==> flow/design.v <==
module maze(clk, reset, start_i, row_i, action_o, coord_o);
    input clk,reset, start_i;
    input [15:0] row_i;
    output reg [1:0] action_o;
    output reg [5:0] coord_o;
    reg [1:0] map [64-1:0];
    reg [1:0] direction [64-1:0];
    (* fsm_encoding = "none" *) reg [1:0] state;
    reg [5:0] cnt;
    reg [5:0] START, END;
    reg [7:0] i;
    always @(posedge clk or posedge reset) begin
        if(reset) begin
            state <= 2'd0;
            action_o <= 2'b00;
        end
        else begin
            case (state)
                2'd0: begin
                   state <= start_i ? 2'd1 : 2'd0;
                   action_o <= start_i ? 2'b01 : 2'b00;
                   cnt <= 1'b0;
                   coord_o <= 6'b0; 
                end
                2'd1: begin
                    if(cnt!=8) begin
                        for(i = 0; i != 8; i = i + 1) begin
                            map[cnt + (i << 3)] <= row_i >> (14 - (i << 1)); 
                        end
                    end
                    else begin
                        START <= ((row_i[15:12]) << 3) + (row_i[11:8]);
                        END <= ((row_i[7:4]) << 3) + (row_i[3:0]);
                        state <= 2'd2;
                        action_o <= 2'b10;
                    end
                    cnt <= cnt + 1;
                end
                2'd2: begin
                    for (i = 0; i != 64; i = i + 1) begin
                        if(map[i] == 2'b11) begin
                            if(i < 56) begin
                                if(map[i+8] == 2'b00) begin
                                    map[i+8] <= 2'b11;
                                    direction[i+8] <= 2'b10;
                                end
                                if(map[i+8] == 2'b10) begin
                                    direction[i+8] <= 2'b10;
                                    state <= 2'd3;
                                    action_o <= 2'b11;
                                    coord_o  <= START;
                                end
                            end
                            if(i > 7) begin
                                if(map[i-8] == 2'b00) begin
                                    map[i-8] <= 2'b11;
                                    direction[i-8] <= 2'b11;
                                end
                                if(map[i-8] == 2'b10) begin
                                    direction[i-8] <= 2'b11;
                                    state <= 2'd3;
                                    action_o <= 2'b11;
                                    coord_o  <= START;
                                end
                            end
                            if(i[2:0] != 0) begin
                                if(map[i-1] == 2'b00) begin
                                    map[i-1] <= 2'b11;
                                    direction[i-1] <= 2'b01;
                                end
                                if(map[i-1] == 2'b10) begin
                                    direction[i-1] <= 2'b01;
                                    state <= 2'd3;
                                    action_o <= 2'b11;
                                    coord_o  <= START;
                                end
                            end
                            if(i[2:0] != 7) begin
                                if(map[i+1] == 2'b00) begin
                                    map[i+1] <= 2'b11;
                                    direction[i+1] <= 2'b00;
                                end
                                if(map[i+1] == 2'b10) begin
                                    direction[i+1] <= 2'b00;
                                    state <= 2'd3;
                                    action_o <= 2'b11;
                                    coord_o  <= START;
                                end
                            end
                            map[i] <= 2'b01;
                        end
                    end
                end
                2'd3: begin
                    if(coord_o != END) begin
                        if(direction[coord_o] == 2'b00) begin
                            coord_o <= coord_o - 1;
                        end
                        else if(direction[coord_o] == 2'b01) begin
                            coord_o <= coord_o + 1;
                        end
                        else if(direction[coord_o] == 2'b10) begin
                            coord_o <= coord_o - 8;
                        end
                        else if(direction[coord_o] == 2'b11) begin
                            coord_o <= coord_o + 8;
                        end
                    end
                    else begin
                        action_o <= 2'b00;
                        state <= 2'd0;
                    end
                end
                default: begin
                end
            endcase
        end
    end
endmodule
==> reports on maze <==
* Step by step through the tools: maze
Each step is given for the RTL above and for the edited RTL.
"before" refers to lines of the RTL above, "after" to lines of the edited file.
"difference" is "after" less "before", of the values as shown; "relative change" is that difference over "before", in percent.
Operators: Yosys type, input widths -> output width; for muxes data width and select width s.
Library cell names are shortened.
The mark - stands for no value.
- Top module :: maze
- Clock :: clk
- Library :: sky130hd
- Library corner :: tt_025C_1v80

* Diff
The edit as a unified diff against the file above.
A script made this edit; it was not meant as an optimisation.
#+begin_src diff
@@ -7,5 +7,5 @@
     reg [1:0] direction [64-1:0];
     (* fsm_encoding = "none" *) reg [1:0] state;
-    reg [5:0] cnt;
+    reg [11:0] cnt;
     reg [5:0] START, END;
     reg [7:0] i;
#+end_src

* After elaboration
Counts by Yosys on the flattened word-level netlist (proc, flatten, opt, wreduce). Print and check cells are left out. Cells with the same type and inputs are merged into one.
** Storage and ports
- bits of input ports :: before 19, after 19, difference 0, relative change 0.00%
- ROM bits :: before 0, after 0, difference 0
- word width x clocked read ports :: before 0, after 0, difference 0
- memory cells :: before 0, after 0, difference 0
- register bits :: before 284, after 290, difference +6, relative change +2.11%
- latch bits :: before 0, after 0, difference 0
- RAM bits :: before 0, after 0, difference 0
** Operators by class
- eq/ne operators :: before 772, after 772, difference 0, relative change 0.00%
- order comparisons :: before 0, after 0, difference 0
- reductions and logical operators :: before 148, after 148, difference 0, relative change 0.00%
- mux-type cells :: before 2715, after 2715, difference 0, relative change 0.00%
- bitwise logic cells :: before 2, after 2, difference 0, relative change 0.00%
- div/mod/pow operators :: before 0, after 0, difference 0
- multipliers :: before 0, after 0, difference 0
- shifts and indexed selects :: before 0, after 0, difference 0
- add/sub/neg operators :: before 14, after 14, difference 0, relative change 0.00%
** Operators with widths
- $add 6x1->6 const B :: before 2, after 1, difference -1, relative change -50.00%
- $ne 6x4->1 const B :: before 1, after 0, difference -1, relative change -100.00%
- $pmux 6 s2 :: before 1, after 0, difference -1, relative change -100.00%
- $add 12x1->12 const B :: before 0, after 1, difference +1
- $ne 12x4->1 const B :: before 0, after 1, difference +1
- $pmux 12 s2 :: before 0, after 1, difference +1
- $mux 2 :: before 2352, after 2352, difference 0, relative change 0.00%
- $mux 6 :: before 293, after 293, difference 0, relative change 0.00%
- $eq 6x6->1 const B :: before 288, after 288, difference 0, relative change 0.00%
- $eq 6x5->1 const B :: before 144, after 144, difference 0, relative change 0.00%
- $eq 2x2->1 const B :: before 132, after 132, difference 0, relative change 0.00%
- $eq 6x4->1 const B :: before 72, after 72, difference 0, relative change 0.00%
- $logic_not 2->1 :: before 66, after 66, difference 0, relative change 0.00%
- $reduce_and 4->1 :: before 65, after 65, difference 0, relative change 0.00%
- $ne 9x9->1 const B :: before 64, after 64, difference 0, relative change 0.00%
- $pmux 2 s2 :: before 64, after 64, difference 0, relative change 0.00%
- $eq 6x3->1 const B :: before 36, after 36, difference 0, relative change 0.00%
- $eq 6x2->1 const B :: before 18, after 18, difference 0, relative change 0.00%
- $eq 6x1->1 const B :: before 9, after 9, difference 0, relative change 0.00%
- $logic_not 6->1 :: before 9, after 9, difference 0, relative change 0.00%
- $add 6x6->6 const B :: before 4, after 4, difference 0, relative change 0.00%
- $ne 2x2->1 const B :: before 4, after 4, difference 0, relative change 0.00%
- $add 6x4->6 :: before 2, after 2, difference 0, relative change 0.00%
- $add 6x4->6 const B :: before 2, after 2, difference 0, relative change 0.00%
- $add 6x5->6 const B :: before 2, after 2, difference 0, relative change 0.00%
- $eq 2x1->1 const B :: before 2, after 2, difference 0, relative change 0.00%
- $not 1->1 :: before 2, after 2, difference 0, relative change 0.00%
- $pmux 2 s4 :: before 2, after 2, difference 0, relative change 0.00%
Not every row of either side is listed.

* Longest topological paths
Yosys ltp: most cells in a row. Word level: on the elaborated netlist, between registers, memories and ports. Mapped: between sequential cells and ports; inverters and the memories' decode and read muxes count.
** Depth
- depth in word-level cells :: before 290, after 290, difference 0, relative change 0.00%
- ABC_AREA :: before 0, after 0
- depth in mapped cells :: before 14, after 14, difference 0, relative change 0.00%
- gate-level depth less buffers :: before 11, after 11, difference 0, relative change 0.00%

* Mapped cells and area
Source: synth_stat.txt of the flow (Yosys; design flattened, memories mapped). It holds for the ABC_AREA given above (unset counts as 0); a run with the other value may have another netlist.
** Mapped netlist
- synthesis area (mm^2) :: before 0.0279756, after 0.0282521, difference +0.0002765, relative change +0.99%
- sequential part of the area (mm^2) :: before 0.0085082, after 0.0086883, difference +0.0001801, relative change +2.12%
- cell count :: before 3735, after 3707, difference -28, relative change -0.75%
- flip-flop cells :: before 284, after 290, difference +6, relative change +2.11%
- buffer cells :: before 352, after 353, difference +1, relative change +0.28%
** Cell types
- a21oi_1 :: before 487, after 412, difference -75, relative change -15.40%
- nor2_1 :: before 625, after 668, difference +43, relative change +6.88%
- o21ai_0 :: before 178, after 152, difference -26, relative change -14.61%
- a221o_1 :: before 13, after 38, difference +25, relative change +192.31%
- nand2_1 :: before 308, after 285, difference -23, relative change -7.47%
- nor3_2 :: before 8, after 30, difference +22, relative change +275.00%
- a211oi_1 :: before 230, after 210, difference -20, relative change -8.70%
- clkbuf_1 :: before 304, after 288, difference -16, relative change -5.26%
- o21bai_1 :: before 25, after 39, difference +14, relative change +56.00%
- mux2i_1 :: before 172, after 185, difference +13, relative change +7.56%
- a22oi_1 :: before 92, after 79, difference -13, relative change -14.13%
- buf_2 :: before 27, after 39, difference +12, relative change +44.44%
- o211ai_1 :: before 7, after 19, difference +12, relative change +171.43%
- nor2_4 :: before 10, after 0, difference -10, relative change -100.00%
- o221ai_1 :: before 5, after 15, difference +10, relative change +200.00%
- nand2b_1 :: before 79, after 71, difference -8, relative change -10.13%
- o41ai_1 :: before 59, after 51, difference -8, relative change -13.56%
- a31oi_1 :: before 55, after 62, difference +7, relative change +12.73%
Not every row of either side is listed.

* Timing after synthesis
Path of least setup slack by OpenSTA after synthesis, without wires, with an ideal clock, recovery checks aside; 20% of the period is set as input and as output delay. Where synthesis merged equal registers, the netlist keeps one of their names.
** Timing post-synthesis
- path type :: before register to register, after register to register
- start :: before register cnt[3], after register coord_o[0]
- end :: before register map[47][0], after register coord_o[5]
- arrival time (ns) :: before 3.123, after 3.124, difference +0.001, relative change +0.03%
- time at the first pin (ns) :: before 0.000, after 0.000, difference 0.000
- driving pins on the path :: before 14, after 13, difference -1, relative change -7.14%
- path buffers :: before 5, after 1, difference -4, relative change -80.00%
- required time (ns) :: before 3.512, after 3.434, difference -0.078, relative change -2.22%
- clock period (ns) :: before 3.7, after 3.7, difference 0.0, relative change 0.00%
- path delay (ns) :: before 3.311, after 3.390, difference +0.079, relative change +2.39%
- setup slack (ns) :: before 0.389, after 0.311, difference -0.078
- synthesis period reached (ns) :: before 3.311, after 3.389, difference +0.078, relative change +2.36%
"path delay" = arrival - input delay + setup time.
"driving pins on the path": output pins that drive a net of the path, with the launching flip-flop's if there is one; two outputs of one cell count as two.
"synthesis period reached" = period - worst setup slack (recovery checks aside). The figure is calculated, with input and output delays left at 20% of the set period.
Between the ends stands the longest chain of elaborated cells between them, by number of cells; it is not shown to be the way that was timed. Of several equally long chains one is given.
Each line given opens the expression or statement behind the cell; cells for indexed reads and writes are added by Yosys, which also makes memories of some case tables.
At most two assigning lines are given for a register; there are more.
Where a signal picks the word or bit written, the line may be left out of the assigning lines.
before: Ways into the end's enable are left out, as the timed path ends at the data pin.
Between the ends, post-synthesis, before:
- Cells stage by stage :: edfxtp_1 buf_2 inv_1 ha_1 clkbuf_1 buf_2 buf_2 nand2_1 clkbuf_1 nor2_1 a21oi_1 a211oi_1 a221oi_1 o41ai_1
- Cells in the longest elaborated chain :: 11
- Elaborated cells between the ends (all ways) :: 26
- RTL lines with such cells :: 3
- Classes of those cells :: add/sub (7); eq/ne (9); mux (10)
** Ends and longest elaborated chain, post-synthesis, before
- start, declared :: RTL line 9 : reg [5:0] cnt;
- start, assigned :: RTL line 22 : cnt <= 1'b0;
- start, assigned :: RTL line 37 : cnt <= cnt + 1;
- $add 6x4->6 :: RTL line 28 : map[cnt + (i << 3)] <= row_i >> (14 - (i << 1));
- $eq 6x6->1 :: RTL line 28
- $mux 2 (7 in a row) :: RTL line 28
- $mux 2 :: RTL line 26 : if(cnt!=8) begin
- $pmux 2 s2 :: RTL line 18 : case (state)
- end, assigned :: RTL line 44 : map[i+8] <= 2'b11;
- end, assigned :: RTL line 56 : map[i-8] <= 2'b11;
- end, declared :: RTL line 6 : reg [1:0] map [64-1:0];
after: Ways into the end's enable are left out, as the timed path ends at the data pin.
Between the ends, post-synthesis, after:
- Cells stage by stage :: edfxtp_1 inv_1 ha_1 buf_6 nor2b_1 a211oi_2 o211ai_1 a221o_1 or2_1 mux2_4 mux2_4 o2111ai_2 or3b_1
- Cells in the longest elaborated chain :: 26
- Elaborated cells between the ends (all ways) :: 94
- Classes of those cells :: add/sub (4); eq/ne (67); mux (21); reduce/logical (2)
** Ends and longest elaborated chain, post-synthesis, after
- start, declared :: RTL line 5 : output reg [5:0] coord_o;
- start, assigned :: RTL line 97 : coord_o <= coord_o - 1;
- start, assigned :: RTL line 100 : coord_o <= coord_o + 1;
- $eq 6x6->1 :: RTL line 96 : if(direction[coord_o] == 2'b00) begin
- $pmux 2 s64 :: RTL line 96
- $mux 2 :: RTL line 95 : if(coord_o != END) begin
- $mux 2 :: RTL line 18 : case (state)
- $logic_not 2->1 :: RTL line 96
- $mux 2 :: RTL line 96
- $mux 2 :: RTL line 95
- (+12 left out)
- $eq 2x2->1 :: RTL line 105 : else if(direction[coord_o] == 2'b11) begin
- $mux 6 :: RTL line 105
- $mux 6 :: RTL line 102 : else if(direction[coord_o] == 2'b10) begin
- $mux 6 :: RTL line 99 : else if(direction[coord_o] == 2'b01) begin
- $mux 6 :: RTL line 96
- $mux 6 :: RTL line 95
- $pmux 6 s3 :: RTL line 18
- end, assigned :: RTL line 97
- end, assigned :: RTL line 100
- end, declared :: RTL line 5

* Path in the finished layout
Path of least setup slack in the final report of each run of set A (OpenROAD, finished layout, wires in). Where an end is a register, its clock arrival counts in the times.
** Timing after layout
- path type :: before register to register, after register to register
- start :: before register coord_o[4], after register coord_o[0]
- end :: before register coord_o[5], after register coord_o[5]
- required time (ns) :: before 4.06, after 3.94, difference -0.12, relative change -2.96%
- clock period (ns) :: before 3.63, after 3.63, difference 0.00, relative change 0.00%
- driving pins on the path :: before 12, after 14, difference +2, relative change +16.67%
- time at the first pin (ns) :: before 0.56, after 0.56, difference 0.00, relative change 0.00%
- setup slack (ns) :: before 0.23, after 0.04, difference -0.19
- arrival time (ns) :: before 3.82, after 3.90, difference +0.08, relative change +2.09%
- path buffers :: before 2, after 3, difference +1, relative change +50.00%
Between the ends stands the longest chain of elaborated cells between them, by number of cells; it is not shown to be the way that was timed. Of several equally long chains one is given.
At most two assigning lines are given for a register; there are more.
before: Ways into the end's enable are left out, as the timed path ends at the data pin.
Between the ends, after layout, before:
- Cells stage by stage :: edfxtp_1 buf_4 nand2b_1 o22ai_1 o21ai_0 nand4_1 or3_1 a41o_1 buf_4 mux2i_1 a2111oi_0 nand3b_1
- Cells in the longest elaborated chain :: 26
- Elaborated cells between the ends (all ways) :: 94
- Classes of those cells :: add/sub (4); eq/ne (67); mux (21); reduce/logical (2)
** Ends and longest elaborated chain, after layout, before
- start, declared :: RTL line 5 : output reg [5:0] coord_o;
- start, assigned :: RTL line 97 : coord_o <= coord_o - 1;
- start, assigned :: RTL line 100 : coord_o <= coord_o + 1;
- $eq 6x6->1 :: RTL line 96 : if(direction[coord_o] == 2'b00) begin
- $pmux 2 s64 :: RTL line 96
- $mux 2 :: RTL line 95 : if(coord_o != END) begin
- $mux 2 :: RTL line 18 : case (state)
- $logic_not 2->1 :: RTL line 96
- $mux 2 :: RTL line 96
- $mux 2 :: RTL line 95
- (+12 left out)
- $eq 2x2->1 :: RTL line 105 : else if(direction[coord_o] == 2'b11) begin
- $mux 6 :: RTL line 105
- $mux 6 :: RTL line 102 : else if(direction[coord_o] == 2'b10) begin
- $mux 6 :: RTL line 99 : else if(direction[coord_o] == 2'b01) begin
- $mux 6 :: RTL line 96
- $mux 6 :: RTL line 95
- $pmux 6 s3 :: RTL line 18
- end, assigned :: RTL line 97
- end, assigned :: RTL line 100
- end, declared :: RTL line 5
after: Ways into the end's enable are left out, as the timed path ends at the data pin.
Between the ends, after layout, after:
- Cells stage by stage :: edfxtp_1 buf_4 ha_1 buf_12 buf_4 a221oi_1 a211oi_1 a311o_1 a221o_1 a21oi_1 a31oi_2 o21bai_2 o2111ai_2 or3b_1
- Cells in the longest elaborated chain :: 26
- Elaborated cells between the ends (all ways) :: 94
- Classes of those cells :: add/sub (4); eq/ne (67); mux (21); reduce/logical (2)
** Ends and longest elaborated chain, after layout, after
- start, declared :: RTL line 5 : output reg [5:0] coord_o;
- start, assigned :: RTL line 97 : coord_o <= coord_o - 1;
- start, assigned :: RTL line 100 : coord_o <= coord_o + 1;
- $eq 6x6->1 :: RTL line 96 : if(direction[coord_o] == 2'b00) begin
- $pmux 2 s64 :: RTL line 96
- $mux 2 :: RTL line 95 : if(coord_o != END) begin
- $mux 2 :: RTL line 18 : case (state)
- $logic_not 2->1 :: RTL line 96
- $mux 2 :: RTL line 96
- $mux 2 :: RTL line 95
- (+12 left out)
- $eq 2x2->1 :: RTL line 105 : else if(direction[coord_o] == 2'b11) begin
- $mux 6 :: RTL line 105
- $mux 6 :: RTL line 102 : else if(direction[coord_o] == 2'b10) begin
- $mux 6 :: RTL line 99 : else if(direction[coord_o] == 2'b01) begin
- $mux 6 :: RTL line 96
- $mux 6 :: RTL line 95
- $pmux 6 s3 :: RTL line 18
- end, assigned :: RTL line 97
- end, assigned :: RTL line 100
- end, declared :: RTL line 5

* Flow runs
Runs of the flow (Yosys, OpenROAD) on both versions; the two runs of a pair have the same settings. The constraints put input and output delay at 20% of the set period each and load the outputs with 0.01 pF.
Settings, set A:
- period_ns :: 3.63
- CAP_MARGIN :: 20
- CORE_MARGIN :: 2
- CORE_UTILIZATION :: 40
- SLEW_MARGIN :: 20
** Final reports, set A
- die footprint (mm^2) :: before 0.0720708, after 0.0727732, difference +0.0007024, relative change +0.97%
- period reached (ns) :: before 3.397, after 3.590, difference +0.193, relative change +5.68%
- worst-case hold slack (ns) :: before 0.515, after 0.500, difference -0.015
- power consumption (mW) :: before 25.899, after 28.966, difference +3.067, relative change +11.84%
- total negative setup slack (ns) :: before 0.000, after 0.000, difference 0.000
- chip area in the Yosys report (mm^2) :: before 0.0279756, after 0.0282521, difference +0.0002765, relative change +0.99%
- setup slack of the worst path (ns) :: before 0.233, after 0.040, difference -0.193
- standard-cell area after layout (mm^2) :: before 0.0313801, after 0.0321896, difference +0.0008095, relative change +2.58%
Settings, set B:
- ABC_AREA :: 1
- CORE_UTILIZATION :: 39
- GPL_TIMING_DRIVEN :: 0
- PLACE_DENSITY :: 0.66
- SETUP_SLACK_MARGIN :: 0.38
- period_ns :: 4.97
- CAP_MARGIN :: 20
- CORE_MARGIN :: 2
- SLEW_MARGIN :: 20
** Final reports, set B
- die footprint (mm^2) :: before 0.0738617, after 0.0768315, difference +0.0029698, relative change +4.02%
- period reached (ns) :: before 4.789, after 4.884, difference +0.095, relative change +1.98%
- worst-case hold slack (ns) :: before 0.566, after 0.571, difference +0.005
- power consumption (mW) :: before 20.106, after 20.919, difference +0.813, relative change +4.04%
- total negative setup slack (ns) :: before 0.000, after 0.000, difference 0.000
- chip area in the Yosys report (mm^2) :: before 0.0279643, after 0.0291054, difference +0.0011411, relative change +4.08%
- setup slack of the worst path (ns) :: before 0.181, after 0.086, difference -0.095
- standard-cell area after layout (mm^2) :: before 0.0306932, after 0.0319807, difference +0.0012875, relative change +4.19%
"period reached" means the clock period less the worst setup slack. The figure is calculated, with input and output delays left at 20% of the set period.
By "power consumption" is meant OpenSTA's value without simulated activity: inputs other than the clock are taken to toggle once in ten clock periods, and the tool carries that through the logic.
